==> flow/design.v <==
module APB_Slave#( parameter DWIDTH = 32, AWIDTH = 5)            
(   input                                      PCLK,             
    input                                   PRESETn,             
    input                                     PSELx,             
    input                                   PENABLE,             
    input                        [AWIDTH-1:0] PADDR,             
    input                                    PWRITE,             
    input                       [DWIDTH-1:0] PWDATA,             
    output reg                  [DWIDTH-1:0] PRDATA,             
    output                                   PREADY,             
    output                                   PSLVERR             
);  
    localparam                  [2:0] IDLE   = 3'b000;           
    localparam                  [2:0] READY  = 3'b001;           
    localparam                  [2:0] READ   = 3'b010;           
    localparam                  [2:0] WRITE  = 3'b011;           
    localparam                  [2:0] ERROR  = 3'b100;           
    reg                           [2:0] current_state;           
    reg                           [2:0]    next_state;           
    reg           [DWIDTH-1:0] mem_arr[2**AWIDTH-1:0];           
    wire          [AWIDTH-1:0]           base_address;           
    wire                                   PADDR_VALID;          
always @(posedge PCLK,negedge PRESETn)
    if(!PRESETn)
        current_state <= IDLE;  
    else
        current_state <= next_state;  
always @(*)
begin
    case(current_state)  
        IDLE : 
                next_state <= PSELx? READY:IDLE;  
        READY: 
                next_state <= !PSELx?                IDLE   
                            : !PADDR_VALID?         ERROR  
                            : !PENABLE?             READY  
                            : !PWRITE?              READ
                            :                       WRITE; 
        WRITE: 
                next_state <= !PSELx?                IDLE   
                            : !PENABLE?             READY  
                            :                       WRITE; 
        READ : 
                next_state <= !PSELx?                IDLE   
                            : !PENABLE?             READY  
                            :                       READ;  
        ERROR: 
                next_state <= PSELx&!PADDR_VALID?   ERROR  
                            : PSELx?                READY  
                            :                       IDLE;  
        default:
                next_state <= IDLE;
    endcase
end
always @(posedge PCLK)
begin
    if(current_state==READY && PSELx && PENABLE && PWRITE)
        mem_arr[PADDR] <= PWDATA;
end
always @(*)
begin
    if(current_state==READY && PSELx && PENABLE && !PWRITE)
        PRDATA = mem_arr[PADDR];
    else
        PRDATA = {DWIDTH{1'b0}};
end
    assign base_address[AWIDTH-1:0] = 'b0;
    assign PADDR_VALID = (PADDR>base_address) || (PADDR<(2**AWIDTH-1+base_address));
    assign PREADY= (current_state==READY);
    assign PSLVERR= (current_state==ERROR);
endmodule
Wiki page: APB_Slave / tool data

From RTL to reports: APB_Slave
Each step is given for the RTL above and for the edited RTL.
Lines under "orig" count in the file above, lines under "edited" in the edited file.
"delta" is "edited" less "orig", of the values as shown; "change_rel_pct" is that difference over "orig", in percent.
Library cell names are shortened.
{"block": "setup", "design": "APB_Slave", "clock_port": "PCLK", "library": "sky130hd", "pvt_corner": "tt_025C_1v80"}

The edit
Unified diff, file above to edited file.
The edited RTL no longer does the same as the RTL above: the edit was made by script, with no optimisation intended.
begin of diff
@@ -55,5 +55,5 @@
 always @(posedge PCLK)
 begin
-    if(current_state==READY && PSELx && PENABLE && PWRITE)
+    if(current_state==READY && PSELx && PENABLE || PWRITE)
         mem_arr[PADDR] <= PWDATA;
 end
end of diff

Elaborated design
Yosys after proc, flatten, opt, wreduce and memory -nomap, before mapping. Enables and synchronous resets that opt folds into registers are not counted as muxes. Memory bits, and registers merged into a memory's read port (data or address), are not among the register bits. Print and check cells are not counted. Equal cells are merged and count once.
Yosys's memory passes give these memory sizes; they may raise the number of words (mostly to a power of two), join words into wider ones and drop unused or constant bits.
{"block": "op_classes", "element": "n_addsub", "orig": 0, "edited": 0, "delta": 0}
{"block": "op_classes", "element": "n_mul", "orig": 0, "edited": 0, "delta": 0}
{"block": "op_classes", "element": "div", "orig": 0, "edited": 0, "delta": 0}
{"block": "op_classes", "element": "compare", "orig": 2, "edited": 2, "delta": 0, "change_rel_pct": 0.00}
{"block": "op_classes", "element": "eq_ne", "orig": 4, "edited": 4, "delta": 0, "change_rel_pct": 0.00}
{"block": "op_classes", "element": "shift", "orig": 0, "edited": 0, "delta": 0}
{"block": "op_classes", "element": "n_mux", "orig": 15, "edited": 15, "delta": 0, "change_rel_pct": 0.00}
{"block": "op_classes", "element": "logic", "orig": 1, "edited": 1, "delta": 0, "change_rel_pct": 0.00}
{"block": "op_classes", "element": "reduce_logical", "orig": 8, "edited": 8, "delta": 0, "change_rel_pct": 0.00}
{"block": "ops", "op": "logical AND 1 bit", "orig": 4, "edited": 3, "delta": -1, "change_rel_pct": -25.00}
{"block": "ops", "op": "logical OR 1 bit", "orig": 1, "edited": 2, "delta": 1, "change_rel_pct": 100.00}
Unchanged operator kinds not shown: 14.
{"block": "word_totals", "element": "regBits", "orig": 3, "edited": 3, "delta": 0, "change_rel_pct": 0.00}
{"block": "word_totals", "element": "latch_bits", "orig": 0, "edited": 0, "delta": 0}
{"block": "word_totals", "element": "ramBits", "orig": 1024, "edited": 1024, "delta": 0, "change_rel_pct": 0.00}
{"block": "word_totals", "element": "rom_bits", "orig": 0, "edited": 0, "delta": 0}
{"block": "word_totals", "element": "clocked_rd_ports_x_width", "orig": 0, "edited": 0, "delta": 0}
{"block": "word_totals", "element": "n_memories", "orig": 1, "edited": 1, "delta": 0, "change_rel_pct": 0.00}
{"block": "word_totals", "element": "input_bits", "orig": 42, "edited": 42, "delta": 0, "change_rel_pct": 0.00}
{"block": "word_totals", "element": "out_inout_bits", "orig": 34, "edited": 34, "delta": 0, "change_rel_pct": 0.00}
{"block": "word_totals", "element": "word_cells", "orig": 32, "edited": 32, "delta": 0, "change_rel_pct": 0.00}
{"block": "mem_list", "element": "memory_list", "orig": "mem_arr 32x32 r1 w1", "edited": "mem_arr 32x32 r1 w1"}

Logic depth
Depth = most cells in a row (Yosys ltp): at word level without a register or memory, in the mapped netlist without a sequential cell, where the memories' decode and read muxes count.
{"block": "depth", "element": "ltp_word", "orig": 6, "edited": 6, "delta": 0, "change_rel_pct": 0.00}
{"block": "depth", "element": "ABC_AREA", "orig": "0", "edited": "0"}
{"block": "depth", "element": "ltp_mapped", "orig": 8, "edited": 8, "delta": 0, "change_rel_pct": 0.00}
{"block": "depth", "element": "ltp_nobuf", "orig": 4, "edited": 4, "delta": 0, "change_rel_pct": 0.00}

Synthesis result
Source: synth_stat.txt of the flow (Yosys; design flattened, memories mapped). It holds for the ABC_AREA given above (unset counts as 0); a run with the other value may have another netlist.
{"block": "synth_totals", "element": "cell_count", "orig": 2130, "edited": 2130, "delta": 0, "change_rel_pct": 0.00}
{"block": "synth_totals", "element": "synth_area_um2", "orig": 39335.2, "edited": 39330.2, "delta": -5.0, "change_rel_pct": -0.01}
{"block": "synth_totals", "element": "sequential_area_um2", "orig": 30875.9, "edited": 30875.9, "delta": 0.0, "change_rel_pct": 0.00}
{"block": "synth_totals", "element": "ffs", "orig": 1029, "edited": 1029, "delta": 0, "change_rel_pct": 0.00}
{"block": "synth_totals", "element": "n_buf", "orig": 129, "edited": 130, "delta": 1, "change_rel_pct": 0.78}
{"block": "types", "type": "buf_2", "orig": 68, "edited": 81, "delta": 13, "change_rel_pct": 19.12}
{"block": "types", "type": "clkbuf_1", "orig": 48, "edited": 40, "delta": -8, "change_rel_pct": -16.67}
{"block": "types", "type": "buf_6", "orig": 9, "edited": 7, "delta": -2, "change_rel_pct": -22.22}
{"block": "types", "type": "o22ai_1", "orig": 254, "edited": 255, "delta": 1, "change_rel_pct": 0.39}
{"block": "types", "type": "a31oi_1", "orig": 32, "edited": 33, "delta": 1, "change_rel_pct": 3.12}
{"block": "types", "type": "buf_4", "orig": 3, "edited": 2, "delta": -1, "change_rel_pct": -33.33}
{"block": "types", "type": "nand3_1", "orig": 3, "edited": 2, "delta": -1, "change_rel_pct": -33.33}
{"block": "types", "type": "inv_1", "orig": 2, "edited": 1, "delta": -1, "change_rel_pct": -50.00}
{"block": "types", "type": "nand4_1", "orig": 2, "edited": 1, "delta": -1, "change_rel_pct": -50.00}
{"block": "types", "type": "o22ai_2", "orig": 2, "edited": 1, "delta": -1, "change_rel_pct": -50.00}
{"block": "types", "type": "or3b_2", "orig": 2, "edited": 3, "delta": 1, "change_rel_pct": 50.00}
{"block": "types", "type": "buf_1", "orig": 1, "edited": 0, "delta": -1, "change_rel_pct": -100.00}
Unchanged cell types not shown: 17.

Path before layout
Path of least setup slack by OpenSTA after synthesis, without wires, with an ideal clock, recovery checks aside; 20% of the period is set as input and as output delay. Where synthesis merged equal registers, the netlist keeps one of their names.
{"block": "synth_timing", "element": "path_type", "orig": "input-to-reg", "edited": "input-to-reg"}
{"block": "synth_timing", "element": "startpoint", "orig": "input PADDR[1]", "edited": "input PADDR[1]"}
{"block": "synth_timing", "element": "endpoint", "orig": "memory mem_arr[27][0]", "edited": "memory mem_arr[27][0]"}
{"block": "synth_timing", "element": "period_ns", "orig": 5.5, "edited": 5.5, "delta": 0.0, "change_rel_pct": 0.00}
{"block": "synth_timing", "element": "input_delay_ns", "orig": 1.100, "edited": 1.100, "delta": 0.000, "change_rel_pct": 0.00}
{"block": "synth_timing", "element": "setup_time_ns", "orig": 0.461, "edited": 0.461, "delta": 0.000}
{"block": "synth_timing", "element": "t_first_pin_ns", "orig": 1.100, "edited": 1.100, "delta": 0.000, "change_rel_pct": 0.00}
{"block": "synth_timing", "element": "t_arrival_ns", "orig": 4.313, "edited": 4.314, "delta": 0.001, "change_rel_pct": 0.02}
{"block": "synth_timing", "element": "required_time_ns", "orig": 5.039, "edited": 5.039, "delta": 0.000, "change_rel_pct": 0.00}
{"block": "synth_timing", "element": "setup_slack_ns", "orig": 0.726, "edited": 0.724, "delta": -0.002}
{"block": "synth_timing", "element": "delay_ns", "orig": 3.674, "edited": 3.675, "delta": 0.001, "change_rel_pct": 0.03}
{"block": "synth_timing", "element": "stages", "orig": 6, "edited": 6, "delta": 0, "change_rel_pct": 0.00}
{"block": "synth_timing", "element": "path_buffers", "orig": 4, "edited": 4, "delta": 0, "change_rel_pct": 0.00}
{"block": "synth_timing", "element": "period_less_setup_slack_ns", "orig": 4.774, "edited": 4.776, "delta": 0.002, "change_rel_pct": 0.04}
"delay_ns" is the arrival time less input delay plus setup time.
"stages": output pins that drive a net of the path, with the launching flip-flop's if there is one; two outputs of one cell count as two.
"period_less_setup_slack_ns" = period - worst setup slack (recovery checks aside). The figure is calculated, with input and output delays left at 20% of the set period.
Between the ends stands the longest chain of elaborated cells between them, by number of cells; it is not shown to be the way that was timed. Of several equally long chains one is given.
A line is the first line of the expression or statement that the cell stems from. Yosys adds cells for indexed reads and writes and turns some case tables into memories.
{"block": "synth_via_orig", "cell_sequence": "buf_2 > buf_2 > buf_2 > buf_2 > nand3_1 > nor3_1", "elab_chain_len": 1, "cone_cells": 1, "cone_lines": 1, "cone_classes": "mux: 1"}
{"block": "synth_lines_orig", "element": "start: declaration", "line": 6, "text": "input                        [AWIDTH-1:0] PADDR,"}
{"block": "synth_lines_orig", "element": "two-way mux 5 bit", "line": 57, "text": "if(current_state==READY && PSELx && PENABLE && PWRITE)"}
{"block": "synth_lines_orig", "element": "end: declaration", "line": 20, "text": "reg           [DWIDTH-1:0] mem_arr[2**AWIDTH-1:0];"}
{"block": "synth_via_edited", "cell_sequence": "clkbuf_1 > buf_2 > buf_2 > buf_2 > nand3b_1 > nor3_1", "elab_chain_len": 1, "cone_cells": 1, "cone_lines": 1, "cone_classes": "mux: 1"}
{"block": "synth_lines_edited", "element": "start: declaration", "line": 6, "text": "input                        [AWIDTH-1:0] PADDR,"}
{"block": "synth_lines_edited", "element": "two-way mux 5 bit", "line": 57, "text": "if(current_state==READY && PSELx && PENABLE || PWRITE)"}
{"block": "synth_lines_edited", "element": "end: declaration", "line": 20, "text": "reg           [DWIDTH-1:0] mem_arr[2**AWIDTH-1:0];"}

Path in the finished layout
From the final timing report of the runs of set A: the path of least setup slack in the routed layout; clock arrival at registers is part of the times.
{"block": "layout_timing", "element": "path_type", "orig": "input-to-output", "edited": "input-to-output"}
{"block": "layout_timing", "element": "startpoint", "orig": "input PADDR[0]", "edited": "input PADDR[4]"}
{"block": "layout_timing", "element": "endpoint", "orig": "output PRDATA[13]", "edited": "output PRDATA[13]"}
{"block": "layout_timing", "element": "period_ns", "orig": 5.5, "edited": 5.5, "delta": 0.0, "change_rel_pct": 0.00}
{"block": "layout_timing", "element": "input_delay_ns", "orig": 1.10, "edited": 1.10, "delta": 0.00, "change_rel_pct": 0.00}
{"block": "layout_timing", "element": "out_delay_ns", "orig": 1.10, "edited": 1.10, "delta": 0.00, "change_rel_pct": 0.00}
{"block": "layout_timing", "element": "t_first_pin_ns", "orig": 1.10, "edited": 1.10, "delta": 0.00, "change_rel_pct": 0.00}
{"block": "layout_timing", "element": "t_arrival_ns", "orig": 4.29, "edited": 4.34, "delta": 0.05, "change_rel_pct": 1.17}
{"block": "layout_timing", "element": "required_time_ns", "orig": 4.40, "edited": 4.40, "delta": 0.00, "change_rel_pct": 0.00}
{"block": "layout_timing", "element": "setup_slack_ns", "orig": 0.11, "edited": 0.06, "delta": -0.05}
{"block": "layout_timing", "element": "stages", "orig": 8, "edited": 9, "delta": 1, "change_rel_pct": 12.50}
{"block": "layout_timing", "element": "path_buffers", "orig": 4, "edited": 5, "delta": 1, "change_rel_pct": 25.00}
Between the ends stands the longest chain of elaborated cells between them, by number of cells; it is not shown to be the way that was timed. Of several equally long chains one is given.
A memory read counts as a cell of the chain, while the word-level depth stops at memories.
{"block": "layout_via_orig", "cell_sequence": "clkdlybuf4s50_1 > buf_4 > or4b_2 > buf_12 > o22ai_1 > nor2_1 > a31oi_1 > clkdlybuf4s50_1", "elab_chain_len": 2, "cone_cells": 2, "cone_lines": 2, "cone_classes": "mux: 1; memory: 1"}
{"block": "layout_lines_orig", "element": "start: declaration", "line": 6, "text": "input                        [AWIDTH-1:0] PADDR,"}
{"block": "layout_lines_orig", "element": "memory (32 x 32 bit)", "line": 20, "text": "reg           [DWIDTH-1:0] mem_arr[2**AWIDTH-1:0];"}
{"block": "layout_lines_orig", "element": "two-way mux 32 bit", "line": 62, "text": "if(current_state==READY && PSELx && PENABLE && !PWRITE)"}
{"block": "layout_lines_orig", "element": "end: declaration", "line": 9, "text": "output reg                  [DWIDTH-1:0] PRDATA,"}
{"block": "layout_via_edited", "cell_sequence": "clkdlybuf4s50_1 > buf_4 > nand4b_1 > buf_4 > o22ai_1 > nor4_1 > a31oi_1 > buf_4 > clkdlybuf4s50_1", "elab_chain_len": 2, "cone_cells": 2, "cone_lines": 2, "cone_classes": "mux: 1; memory: 1"}
{"block": "layout_lines_edited", "element": "start: declaration", "line": 6, "text": "input                        [AWIDTH-1:0] PADDR,"}
{"block": "layout_lines_edited", "element": "memory (32 x 32 bit)", "line": 20, "text": "reg           [DWIDTH-1:0] mem_arr[2**AWIDTH-1:0];"}
{"block": "layout_lines_edited", "element": "two-way mux 32 bit", "line": 62, "text": "if(current_state==READY && PSELx && PENABLE && !PWRITE)"}
{"block": "layout_lines_edited", "element": "end: declaration", "line": 9, "text": "output reg                  [DWIDTH-1:0] PRDATA,"}

Measured runs
Both versions went through the flow (Yosys, OpenROAD) with the same settings in each pair. Constraints: input delay and output delay 20% of the set period each, output load 0.01 pF.
{"block": "flow_settings_set_A", "period_ns": 5.5, "CAP_MARGIN": 20, "CORE_MARGIN": 2, "CORE_UTILIZATION": 40, "SLEW_MARGIN": 20}
{"block": "results_set_A", "element": "synth_chip_area_um2", "orig": 39335.2, "edited": 39330.2, "delta": -5.0, "change_rel_pct": -0.01}
{"block": "results_set_A", "element": "die_area_um2", "orig": 100863.0, "edited": 100851.0, "delta": -12.0, "change_rel_pct": -0.01}
{"block": "results_set_A", "element": "final_cell_area_um2", "orig": 45839.0, "edited": 45524.9, "delta": -314.1, "change_rel_pct": -0.69}
{"block": "results_set_A", "element": "finalUtil_pct", "orig": 46.8, "edited": 46.5, "delta": -0.3}
{"block": "results_set_A", "element": "worst_setup_slack_ns", "orig": 0.113, "edited": 0.064, "delta": -0.049}
{"block": "results_set_A", "element": "tns_ns", "orig": 0.000, "edited": 0.000, "delta": 0.000}
{"block": "results_set_A", "element": "holdWs_ns", "orig": 0.540, "edited": 0.508, "delta": -0.032}
{"block": "results_set_A", "element": "power.total_mw", "orig": 15.962, "edited": 16.111, "delta": 0.149, "change_rel_pct": 0.93}
{"block": "results_set_A", "element": "clock_period_reached_ns", "orig": 5.387, "edited": 5.436, "delta": 0.049, "change_rel_pct": 0.91}
{"block": "flow_settings_set_B", "CELL_PAD_IN_SITES_GLOBAL_PLACEMENT": 0, "CORE_MARGIN": 4, "CORE_UTILIZATION": 69, "CTS_CLUSTER_DIAMETER": 178, "CTS_CLUSTER_SIZE": 76, "GPL_ROUTABILITY_DRIVEN": 0, "MIN_ROUTING_LAYER": "met1", "PLACE_DENSITY_LB_ADDON": 0.04, "period_ns": 3.03, "CAP_MARGIN": 20, "SLEW_MARGIN": 20}
{"block": "results_set_B", "element": "synth_chip_area_um2", "orig": 39335.2, "edited": 39330.2, "delta": -5.0, "change_rel_pct": -0.01}
{"block": "results_set_B", "element": "die_area_um2", "orig": 60890.5, "edited": 60883.1, "delta": -7.4, "change_rel_pct": -0.01}
{"block": "results_set_B", "element": "final_cell_area_um2", "orig": 46612.2, "edited": 45581.2, "delta": -1031.0, "change_rel_pct": -2.21}
{"block": "results_set_B", "element": "finalUtil_pct", "orig": 82.7, "edited": 80.8, "delta": -1.9}
{"block": "results_set_B", "element": "worst_setup_slack_ns", "orig": -0.074, "edited": -0.022, "delta": 0.052}
{"block": "results_set_B", "element": "tns_ns", "orig": -0.571, "edited": -0.029, "delta": 0.542}
{"block": "results_set_B", "element": "power.total_mw", "orig": 21.972, "edited": 22.072, "delta": 0.100, "change_rel_pct": 0.46}
{"block": "results_set_B", "element": "clock_period_reached_ns", "orig": 3.104, "edited": 3.052, "delta": -0.052, "change_rel_pct": -1.68}
By "clock_period_reached_ns" is meant the clock period of the run minus its worst setup slack. This is arithmetic on one report: input and output delays are still those of the set period (20% each).
"power.total_mw" is the tool's figure for a default switching activity; nothing was simulated.
